==> flow/design.v <==
module adc_mul                   
(
    input  logic         clk_i,                                                
    input  logic         rst_i,                                                
    input  logic [11:0]  x_i,                                                  
    input  logic [11:0]  y_i,                                                  
    input  logic [11:0]  z_i,                                                  
    output logic [11:0]  fp_o                                                  
); 
    logic [31:0]    x_fp;                                                        
    logic [31:0]    y_fp;                                                        
    logic [31:0]    z_fp;                                                        
    logic [31:0]    mul_o_fp;                                                    
    logic [31:0]    div_o_fp;                                                    
    logic [31:0]    x_ffp;                                                       
    fixed_to_float converter1 (	
								.clk_i	    (clk_i) ,
								.rst_i	    (rst_i) ,
                                .fixed_in   (x_i)  ,
                                .float_out  (x_fp)  
                               );    
    fixed_to_float converter2 (
	 							.clk_i	    (clk_i) ,
								.rst_i	    (rst_i) ,
                                .fixed_in   (y_i)   ,
                                .float_out  (y_fp)  
                              );
    fixed_to_float converter3 (
	 							.clk_i      (clk_i) ,
								.rst_i		(rst_i) ,
                                .fixed_in   (z_i)   ,
                                .float_out  (z_fp)  
                              );
    qdiv_f div1 (
		.clk_i		    (clk_i)		    ,
		.rst_i			(rst_i)		    ,
        .a_i            (y_fp)          ,
        .b_i            (z_fp)          ,
        .result_o       (div_o_fp)
    );
    always_ff @( posedge clk_i or posedge rst_i ) begin 
        if(rst_i)begin
            x_ffp <= '0;
        end
        else  begin
            x_ffp <= x_fp;
        end
    end    
    qmul_f mul1 (
		.clk_i 	    	(clk_i)			,
		.rst_i   		(rst_i)		    ,
        .a_i            (x_ffp)         ,
        .b_i            (div_o_fp)      ,
        .result_o       (mul_o_fp)
    );
    float_to_fixed converter4 (	
								.clk_i 		    (clk_i)		     ,
								.rst_i			(rst_i)			 ,
                                .float_input    (mul_o_fp)       ,
                                .fixed_out      (fp_o)
                              );
endmodule
module fixed_to_float ( 
                            input  logic        clk_i       ,
                            input  logic        rst_i       ,
                            input  logic [11:0] fixed_in    ,                                    
                            output logic [31:0] float_out                                        
                      );
    logic [7:0]  exponent;                                                                       
    logic [22:0] mantissa;                                                                       
    logic [11:0] temp_fixed;                                                                     
    logic [4:0]  leading_zeros;                                                                  
    always_comb begin
        temp_fixed = 12'b0;         
        leading_zeros = 5'b0;
        exponent = 8'b0;
        mantissa = 23'b0;
        if (fixed_in == 12'b0) begin
            leading_zeros = 5'd12;                                                                 
        end else begin
    if (fixed_in[11:6] != 6'b000000) begin
        if (fixed_in[11:9] != 3'b000)
            leading_zeros = (fixed_in[11]) ? 5'd0 : (fixed_in[10]) ? 5'd1 : 5'd2;
        else
            leading_zeros = (fixed_in[8]) ? 5'd3 : (fixed_in[7]) ? 5'd4 : 5'd5;
    end else begin
        if (fixed_in[5:3] != 3'b000)
            leading_zeros = (fixed_in[5]) ? 5'd6 : (fixed_in[4]) ? 5'd7 : 5'd8;
        else
            leading_zeros = (fixed_in[2]) ? 5'd9 : (fixed_in[1]) ? 5'd10 : 5'd11;
    end
        end
        if (fixed_in != 0) begin
            exponent = 8'd127 + (5'd11 - leading_zeros);
            temp_fixed = fixed_in << leading_zeros;                                            
            mantissa = temp_fixed[10:0] << 23'd12;    
        end
    end
    always_ff @( posedge clk_i or posedge rst_i ) begin 
        if  (rst_i) begin
            float_out <= 32'b0;
        end
        else  begin
            float_out <=  {1'b0, exponent, mantissa};                                                   
        end
    end
endmodule
 module qdiv_f #(
    parameter I = 9,
    parameter F = 23,
    parameter bias = 8'd127
)
(
    input  logic             clk_i,
    input  logic             rst_i,
    input  logic [(I+F-1):0] a_i,                                                
    input  logic [(I+F-1):0] b_i,                                                
    output logic [(I+F-1):0] result_o                                            
);
    logic                 sign_a;
    logic   [(I-2):0]     exp_a;
    logic   [(F-1):0]     mant_a;
    logic   [F:0]         mant_a_extended;
    logic                 sign_b;
    logic   [(I-2):0]     exp_b;
    logic   [(F-1):0]     mant_b;
    logic   [F:0]         mant_b_extended;
    logic                 result_sign;
    logic   [(I-2):0]     exp_diff;
    logic   [(2*F)+1:0]   mant_quotient;                                         
    logic   [(F-1):0]     result_mant;
    logic   [(I-2):0]     result_exp;
    logic   [(I+F-1):0]   result;
    logic   [(I+F-1):0] zero_result, infinity_result, NaN;
    assign zero_result     = {result_sign, 31'b0};                               
    assign infinity_result = {result_sign, 8'b11111111, 23'b0};                  
    assign NaN             = 32'h7FC00000;                                       
    assign sign_a          = a_i[(I+F-1)];
    assign exp_a           = a_i[(I+F-2):F];
    assign mant_a          = a_i[(F-1):0];
    assign mant_a_extended = (exp_a == 0) ? {1'b0, mant_a} : {1'b1, mant_a};
    assign sign_b          = b_i[(I+F-1)];
    assign exp_b           = b_i[(I+F-2):F];
    assign mant_b          = b_i[(F-1):0];
    assign mant_b_extended = (exp_b == 0) ? {1'b0, mant_b} : {1'b1, mant_b};
    assign result_sign = sign_a ^ sign_b;
    always_comb begin
        exp_diff = '0;
        mant_quotient = '0;                                        
        result_mant = '0;
        result_exp = '0;
        if (exp_a == 0 && mant_a == 0 && exp_b == 0 && mant_b == 0) begin
            result = NaN;
        end else if (exp_a == 0 && mant_a == 0) begin
            result = zero_result;
        end else if (exp_b == 0 && mant_b == 0) begin
            result = infinity_result;
        end else if (exp_a == 8'b11111111 || exp_b == 8'b11111111) begin
            if (exp_a == 8'b11111111 && exp_b == 8'b11111111) begin
                result = NaN;                                                    
            end else begin
                result = infinity_result;                                        
            end
        end else begin
            exp_diff = exp_a - exp_b + bias;
            mant_quotient = {mant_a_extended, {(F+1){1'b0}}} / mant_b_extended;    
            if (mant_quotient[F+1]) begin
                result_mant = mant_quotient[F:1];                                
                result_exp = exp_diff;                                           
            end else begin
                result_mant = mant_quotient[F-1:0];                              
                result_exp = exp_diff - 8'd1;                                    
            end
            if (result_exp >= 8'b11111111) begin         
                result = infinity_result;                                        
            end else if (result_exp <= 0) begin     
                result = zero_result;                                            
            end else begin
                result = {result_sign, result_exp, result_mant};                 
            end
        end
    end
    always_ff @( posedge clk_i or posedge rst_i ) begin 
        if (rst_i) begin
            result_o    <=   '0;            
        end
        else begin
            result_o    <=   result;
        end
    end
endmodule
module qmul_f #(
    parameter I     = 9,                                                                                            
    parameter F     = 23,                                                                                           
    parameter bias  = 8'd127                                                                                           
)(
    input  logic             clk_i,                                                                                 
    input  logic             rst_i,
    input  logic [(I+F-1):0] a_i,                                                                                   
    input  logic [(I+F-1):0] b_i,                                                                                   
    output logic [(I+F-1):0] result_o                                                                               
);
    logic sign_a;
    logic [(I-2):0] exp_a;
    logic [(F-1):0] mant_a;
    logic [F:0]     mant_a_extended;
    logic sign_b;
    logic [(I-2):0] exp_b;
    logic [(F-1):0] mant_b;
    logic [F:0]     mant_b_extended;
    logic               result_sign;
    logic [(I-2):0]     exp_sum;                                                                                     
    logic [(F*2)+1:0]   mant_product;                                                                                
    logic [(F-1):0]     result_mant;
    logic [(I-2):0]     result_exp;
    logic [(I+F-1):0]   result;
    logic [(I+F-1):0] zero_result, infinity_result, NaN;
    assign zero_result     = {1'b0, {(I+F-1){1'b0}}};                                                                
    assign infinity_result = {1'b0, 8'b11111111, {F{1'b0}}};                                                        
    assign NaN             = {1'b0, 8'b11111111, 23'b10000000};                                                      
    assign sign_a          = a_i[(I+F-1)];
    assign exp_a           = a_i[(I+F-2):F];
    assign mant_a          = a_i[(F-1):0];
    assign mant_a_extended = (exp_a == 0) ? {1'b0, mant_a} : {1'b1, mant_a};                                         
    assign sign_b          = b_i[(I+F-1)];
    assign exp_b           = b_i[(I+F-2):F];
    assign mant_b          = b_i[(F-1):0];
    assign mant_b_extended = (exp_b == 0) ? {1'b0, mant_b} : {1'b1, mant_b};                                         
    assign result_sign = sign_a ^ sign_b;
    always_comb begin
        exp_sum = '0;
        mant_product = '0;
        result_mant = '0;
        result_exp = '0;
        if ((exp_a == 0 && mant_a == 0) || (exp_b == 0 && mant_b == 0)) begin
            result = zero_result;                                                                                    
        end 
        else if ((exp_a == 8'b11111111 && mant_a == 0) || (exp_b == 8'b11111111 && mant_b == 0)) begin
            result = infinity_result;                                                                                
        end 
        else if ((exp_a == 8'b11111111 && mant_a != 0) || (exp_b == 8'b11111111 && mant_b != 0)) begin
            result = NaN;                                                                                            
        end 
        else begin
            exp_sum = exp_a + exp_b - bias;
            mant_product = mant_a_extended * mant_b_extended;
            if (mant_product[(2*F) + 1]) begin
                result_mant = mant_product[(2*F):(F+1)];                                                               
                result_exp = exp_sum + 8'd1;                                                                            
            end 
            else begin
                result_mant = mant_product[(2*F)-1:F];                                                               
                result_exp = exp_sum;                                                                                
            end
            if (result_exp >= 8'b11111111) begin
                result = infinity_result;                                                                            
            end 
            else if (result_exp <= 0) begin
                result = zero_result;                                                                                
            end 
            else begin
                result = {result_sign, result_exp, result_mant};                                                     
            end
        end
    end
    always_ff @( posedge clk_i or posedge rst_i ) begin
        if (rst_i) 
            result_o    <=   '0;
        else
            result_o    <=   result;
    end 
endmodule
module float_to_fixed
(
    input   logic        clk_i,
    input   logic        rst_i,
    input   logic [31:0] float_input,                                                                         
    output  logic [11:0] fixed_out                                                                            
);
    logic        sign;
    logic [7:0]  exponent;
    logic [23:0] mantissa;
    logic [23:0] temp_fixed;                                                                                  
    logic [7:0]  exponent_bias;                                                                               
    logic [8:0]  actual_exponent;
    logic [11:0] fixed_output;
    always_comb begin
        actual_exponent = 9'b0;
        exponent_bias = 8'd127;
        sign        = float_input[31];                                                                      
        exponent    = float_input[30:23];
        mantissa    = {1'b1, float_input[22:0]};                                                              
        temp_fixed  = 24'b0;
        if (exponent < exponent_bias) begin
            fixed_output = 12'b0;
        end else if (exponent == 8'hFF) begin
            fixed_output = (float_input[22:0] == 23'b0) ? 12'b111111111111 : 12'b000000000000;                        
        end else begin
            actual_exponent = exponent - exponent_bias;
            if (actual_exponent < 0 && sign == 1'b1 ) begin                                                                   
                fixed_output = 12'b0;                                                                        
            end else if (actual_exponent >= 12) begin                                                        
                fixed_output    = 12'b111111111111;                                                             
            end else begin                                                                                   
                temp_fixed = mantissa >> (9'd23 - actual_exponent);                                          
                fixed_output = temp_fixed[11:0];                                                             
            end
        end
    end
    always_ff @( posedge clk_i or posedge rst_i ) begin
        if (rst_i) begin
            fixed_out     <=   12'b0;
        end
        else begin
            fixed_out     <=   fixed_output;
        end        
    end
endmodule
# Tool chain data of adc_mul
# Tool output for the design above, in the order of the flow.
# Line numbers count from 1 in the design file above.
# Operators carry their Yosys type and port widths (W data, S select, Z words).
# Library cell names are shortened.
# The mark n/a stands for no value.
# setup
top_module	adc_mul
clk_port	clk_i
cell_library	sky130hd
lib_corner	tt_025C_1v80

# After elaboration
# Source: Yosys, flattened and elaborated, memories not mapped. Widths are those after wreduce; folded enables and synchronous resets count as part of the registers. Registers that Yosys merges into a memory's read port (data or address) are not register bits. Print and check cells do not count. Equal cells are merged and count once.
# word_totals
ff_bits	200
wordCells	155
# classes
div	1
reduce_and_logical	42
addsub	14
shifts	4
n_cmp	7
multipliers	1
eq_ne	5
n_mux	74
# op_table
cell	count
$mul A24 B24 Y48	1
$div A48 B24 Y48	1
$mux W32	10
$mux W23	6
$mux W5	24
$logic_not A23 Y1	5
$mux W8	12
$mux W24	4
$mux W12	5
$reduce_bool A23 Y1	2
$eq A8 B8 Y1 const B	5
$shl A12 B5 Y11	3
$logic_not A12 Y1	3
$reduce_bool A12 Y1	3
$logic_not A8 Y1	4
$mux W31	1
$shr A24 B9 Y12	1
$add A7 B8 Y8 const A	3
$reduce_bool A3 Y1	6
$sub A4 B5 Y6 const A	3
$reduce_bool A6 Y1	3
$le A8 B1 Y1 const B	2
$ge A8 B8 Y1 const B	2
$logic_and A1 B1 Y1	12
$mux W4	3
$sub A5 B9 Y9 const A	1
$sub A8 B7 Y9 const B	1
$lt A9 B1 Y1 const B	1
# Not listed: further kinds 11, cells in them 21.

# Logic depth
# Longest topological path by Yosys (ltp), each cell counted once; first at word level (registers and memories cut), then after technology mapping (sequential cells cut; the memories' decode and read muxes count).
# logic_depth
ltp_word	15
ABC_AREA	0
mapped_depth	575
depth_no_buf	520

# Synthesis result
# The flow's flattened synthesis, as Yosys stat reports it; memories are mapped. The netlist is that of the ABC_AREA named above (0 if unset); the other value can give another one.
# by_type
type	count	area_total_um2
ha_1	542	6.78E+03
fa_1	223	4.46E+03
dfrtp_1	146	3.65E+03
nor2_1	592	2.22E+03
nand2_1	567	2.13E+03
a21oi_1	410	2.05E+03
xnor2_1	211	1.85E+03
o21ai_0	309	1.55E+03
inv_1	401	1.51E+03
o21a_1	177	1.33E+03
a21o_1	166	1.25E+03
nor3_1	230	1.15E+03
xor2_1	126	1.1E+03
and2_1	172	1.08E+03
mux2i_1	100	1000.96
nand3_1	183	915.878
mux2_2	79	889.603
nand2b_1	97	606.832
# Not listed: further types 168, cells in them 1734.
# synth_totals
stdcells	6465
buffers	235
seqArea_um2	3653.5
area_um2	49712.7
ff_cells	146
# The figures by module come from a second, unflattened synthesis with its own total; it is not the netlist above.
# hier_totals
hier_cells	11989
hier_area_um2	87735.4
# Each row is one instance without its submodules.
# modules
mod	n_inst	mod_area_um2	cells
qdiv_f	1	60436.7	8962
qmul_f	1	20373.3	2331
fixed_to_float	3	1338.8	149
float_to_fixed	1	2104.5	216
adc_mul	1	804.5	33

# Worst setup path after synthesis
# OpenSTA on the mapped netlist: ideal clock, no wires. The path of least setup slack (recovery checks aside). Input and output delay are each 20% of the period. Register names are those of the netlist, which keeps one name where synthesis merged equal registers.
# synth_timing
kind	reg-to-reg
startpoint	register converter3.float_out[12]
endpoint	register div1.result_o[0]
delay_ps	100590
clock_period_ps	95000
arrival_ps	100466
slack_ps	-5589
path_stages	552
path_buffers	59
setup_time_ps	124
period_less_setup_slack_ps	100589
# "delay_ps" is the arrival time less input delay plus setup time.
# "path_stages": output pins that drive a net of the path, with the launching flip-flop's if there is one; two outputs of one cell count as two.
# "period_less_setup_slack_ps" = period - worst setup slack (recovery checks aside). The figure is calculated, with input and output delays left at 20% of the set period.
# The rows between start and end are the longest chain of elaborated cells between them; the timing report does not say that the signal goes this way. Where chains are equally long, one stands for them.
# Each line given opens the expression or statement behind the cell; cells for indexed reads and writes are added by Yosys, which also makes memories of some case tables.
# synth_between
path_cell_list	dfrtp_1 -> clkbuf_1 -> clkinv_1 -> clkbuf_1 -> clkbuf_1 -> clkbuf_1 -> ha_1 -> a21oi_1 -> ha_1 -> o21a_1 -> a211oi_1 -> o22a_1 -> ha_1 -> a21oi_1 -> a21oi_1 -> nand2_1 -> mux2_2 -> ha_1 -> (+516 left out) -> o21ai_0 -> or2b_2 -> nor2_1 -> and3_4 -> nand4_1 -> buf_6 -> mux2_1 -> ha_1 -> a21o_1 -> a21o_1 -> a211oi_1 -> o21ai_0 -> nor4_1 -> nand3_1 -> nor4_1 -> o2111ai_1 -> a2111o_1 -> o31a_1
elab_chain_len	14
cells_between	19
cone_classes	div (1); compare (2); mux (13); reduce/logical (3)
# synth_lines
item	line	text
start, declared	67	output logic [31:0] float_out
start, assigned	101	float_out <= 32'b0;
start, assigned	104	float_out <=  {1'b0, exponent, mantissa};
$mux W24	145	assign mant_b_extended = (exp_b == 0) ? {1'b0, mant_b} : {1'b1, mant_b};
$div A48 B24 Y48	166	mant_quotient = {mant_a_extended, {(F+1){1'b0}}} / mant_b_extended;
$mux W8	167	if (mant_quotient[F+1]) begin
$mux W8	158	end else if (exp_a == 8'b11111111 || exp_b == 8'b11111111) begin
$mux W8	156	end else if (exp_b == 0 && mant_b == 0) begin
$mux W8	154	end else if (exp_a == 0 && mant_a == 0) begin
$mux W8	152	if (exp_a == 0 && mant_a == 0 && exp_b == 0 && mant_b == 0) begin
$le A8 B1 Y1	176	end else if (result_exp <= 0) begin
$mux W31	176
$mux W32	174	if (result_exp >= 8'b11111111) begin
$mux W32	158
$mux W32	156
$mux W32	154
$mux W32	152
end, assigned	185	result_o    <=   '0;
end, assigned	188	result_o    <=   result;
end, declared	118	output logic [(I+F-1):0] result_o

# Worst path after layout
# From the final timing report of run 1: the path of least setup slack in the routed layout; clock arrival at registers is part of the times.
# The path's times are printed in steps of 10 ps; the period is the one set.
# layout_timing
kind	reg-to-reg
startpoint	register converter3.float_out[20]
endpoint	register div1.result_o[0]
clock_period_ps	55200
path_stages	530
slack_ps	-33940
path_buffers	102
arrival_ps	89510
setup_time_ps	110
# The rows between start and end are the longest chain of elaborated cells between them; the timing report does not say that the signal goes this way. Where chains are equally long, one stands for them.
# layout_between
path_cell_list	dfrtp_1 -> or4_4 -> nor3_4 -> nand2_2 -> nor2_4 -> a21oi_1 -> a21oi_1 -> ha_1 -> o21a_1 -> nor2_2 -> o31ai_2 -> buf_4 -> nand2_4 -> ha_4 -> o211ai_1 -> buf_4 -> buf_4 -> buf_4 -> (+494 left out) -> o21ai_2 -> or2b_4 -> nor2_4 -> and3_4 -> nand4_1 -> buf_4 -> mux2_1 -> ha_4 -> a21o_1 -> a21o_1 -> a21oi_2 -> o21ai_2 -> nor4_2 -> nand3_1 -> nor4_2 -> o2111ai_1 -> a2111o_1 -> o31a_1
elab_chain_len	14
cells_between	19
cone_classes	div (1); compare (2); mux (13); reduce/logical (3)
# layout_lines
item	line	text
start, declared	67	output logic [31:0] float_out
start, assigned	101	float_out <= 32'b0;
start, assigned	104	float_out <=  {1'b0, exponent, mantissa};
$mux W24	145	assign mant_b_extended = (exp_b == 0) ? {1'b0, mant_b} : {1'b1, mant_b};
$div A48 B24 Y48	166	mant_quotient = {mant_a_extended, {(F+1){1'b0}}} / mant_b_extended;
$mux W8	167	if (mant_quotient[F+1]) begin
$mux W8	158	end else if (exp_a == 8'b11111111 || exp_b == 8'b11111111) begin
$mux W8	156	end else if (exp_b == 0 && mant_b == 0) begin
$mux W8	154	end else if (exp_a == 0 && mant_a == 0) begin
$mux W8	152	if (exp_a == 0 && mant_a == 0 && exp_b == 0 && mant_b == 0) begin
$le A8 B1 Y1	176	end else if (result_exp <= 0) begin
$mux W31	176
$mux W32	174	if (result_exp >= 8'b11111111) begin
$mux W32	158
$mux W32	156
$mux W32	154
$mux W32	152
end, assigned	185	result_o    <=   '0;
end, assigned	188	result_o    <=   result;
end, declared	118	output logic [(I+F-1):0] result_o

# Measured data: module adc_mul, platform sky130hd, 3 stored runs of the flow under differing settings, order arbitrary. Input and output delays are each 20% of the period that was set; the output load is 0.01 pF.
# By "clock_period_reached_ps" is meant the clock period of the run minus its worst setup slack. This is arithmetic on one report: input and output delays are still those of the set period (20% each).
# Settings: n/a = not set for that run.
# A result given as n/a is not shown for that run.
run	ABC_AREA	CELL_PAD_IN_SITES_DETAIL_PLACEMENT	CORE_ASPECT_RATIO	CORE_UTILIZATION	CTS_CLUSTER_DIAMETER	CTS_CLUSTER_SIZE	GPL_ROUTABILITY_DRIVEN	HOLD_SLACK_MARGIN	MAX_ROUTING_LAYER	MIN_ROUTING_LAYER	PLACE_DENSITY_LB_ADDON	SLEW_MARGIN	TNS_END_PERCENT	period_ns	CAP_MARGIN	CORE_MARGIN	SETUP_SLACK_MARGIN	GPL_TIMING_DRIVEN	final_cell_area_um2	final_setup_ws_ps	setup_tns_ps	clock_period_reached_ps	hold_worst_slack_ps	die_footprint_um2	yosys_chip_area_um2
run 1	0	1	1.28	18	127	75	0	0.27	met5	met2	0.27	0	30	55.2	20	2	n/a	n/a	75778.9	-33938	-205882	89138	346	280433.0	49712.7
run 2	n/a	2	n/a	41	n/a	48	1	n/a	n/a	n/a	0.2	40	n/a	51.7	35	2	-2.0	n/a	n/a	n/a	n/a	n/a	n/a	n/a	n/a
run 3	1	1	1.48	18	n/a	61	0	-0.06	n/a	met2	0.12	0	n/a	140.0	20	10	n/a	0	60088.9	33632	0	106368	349	321143.0	53724.0
# Run 2: stopped before the end: placement reported DPL-0033
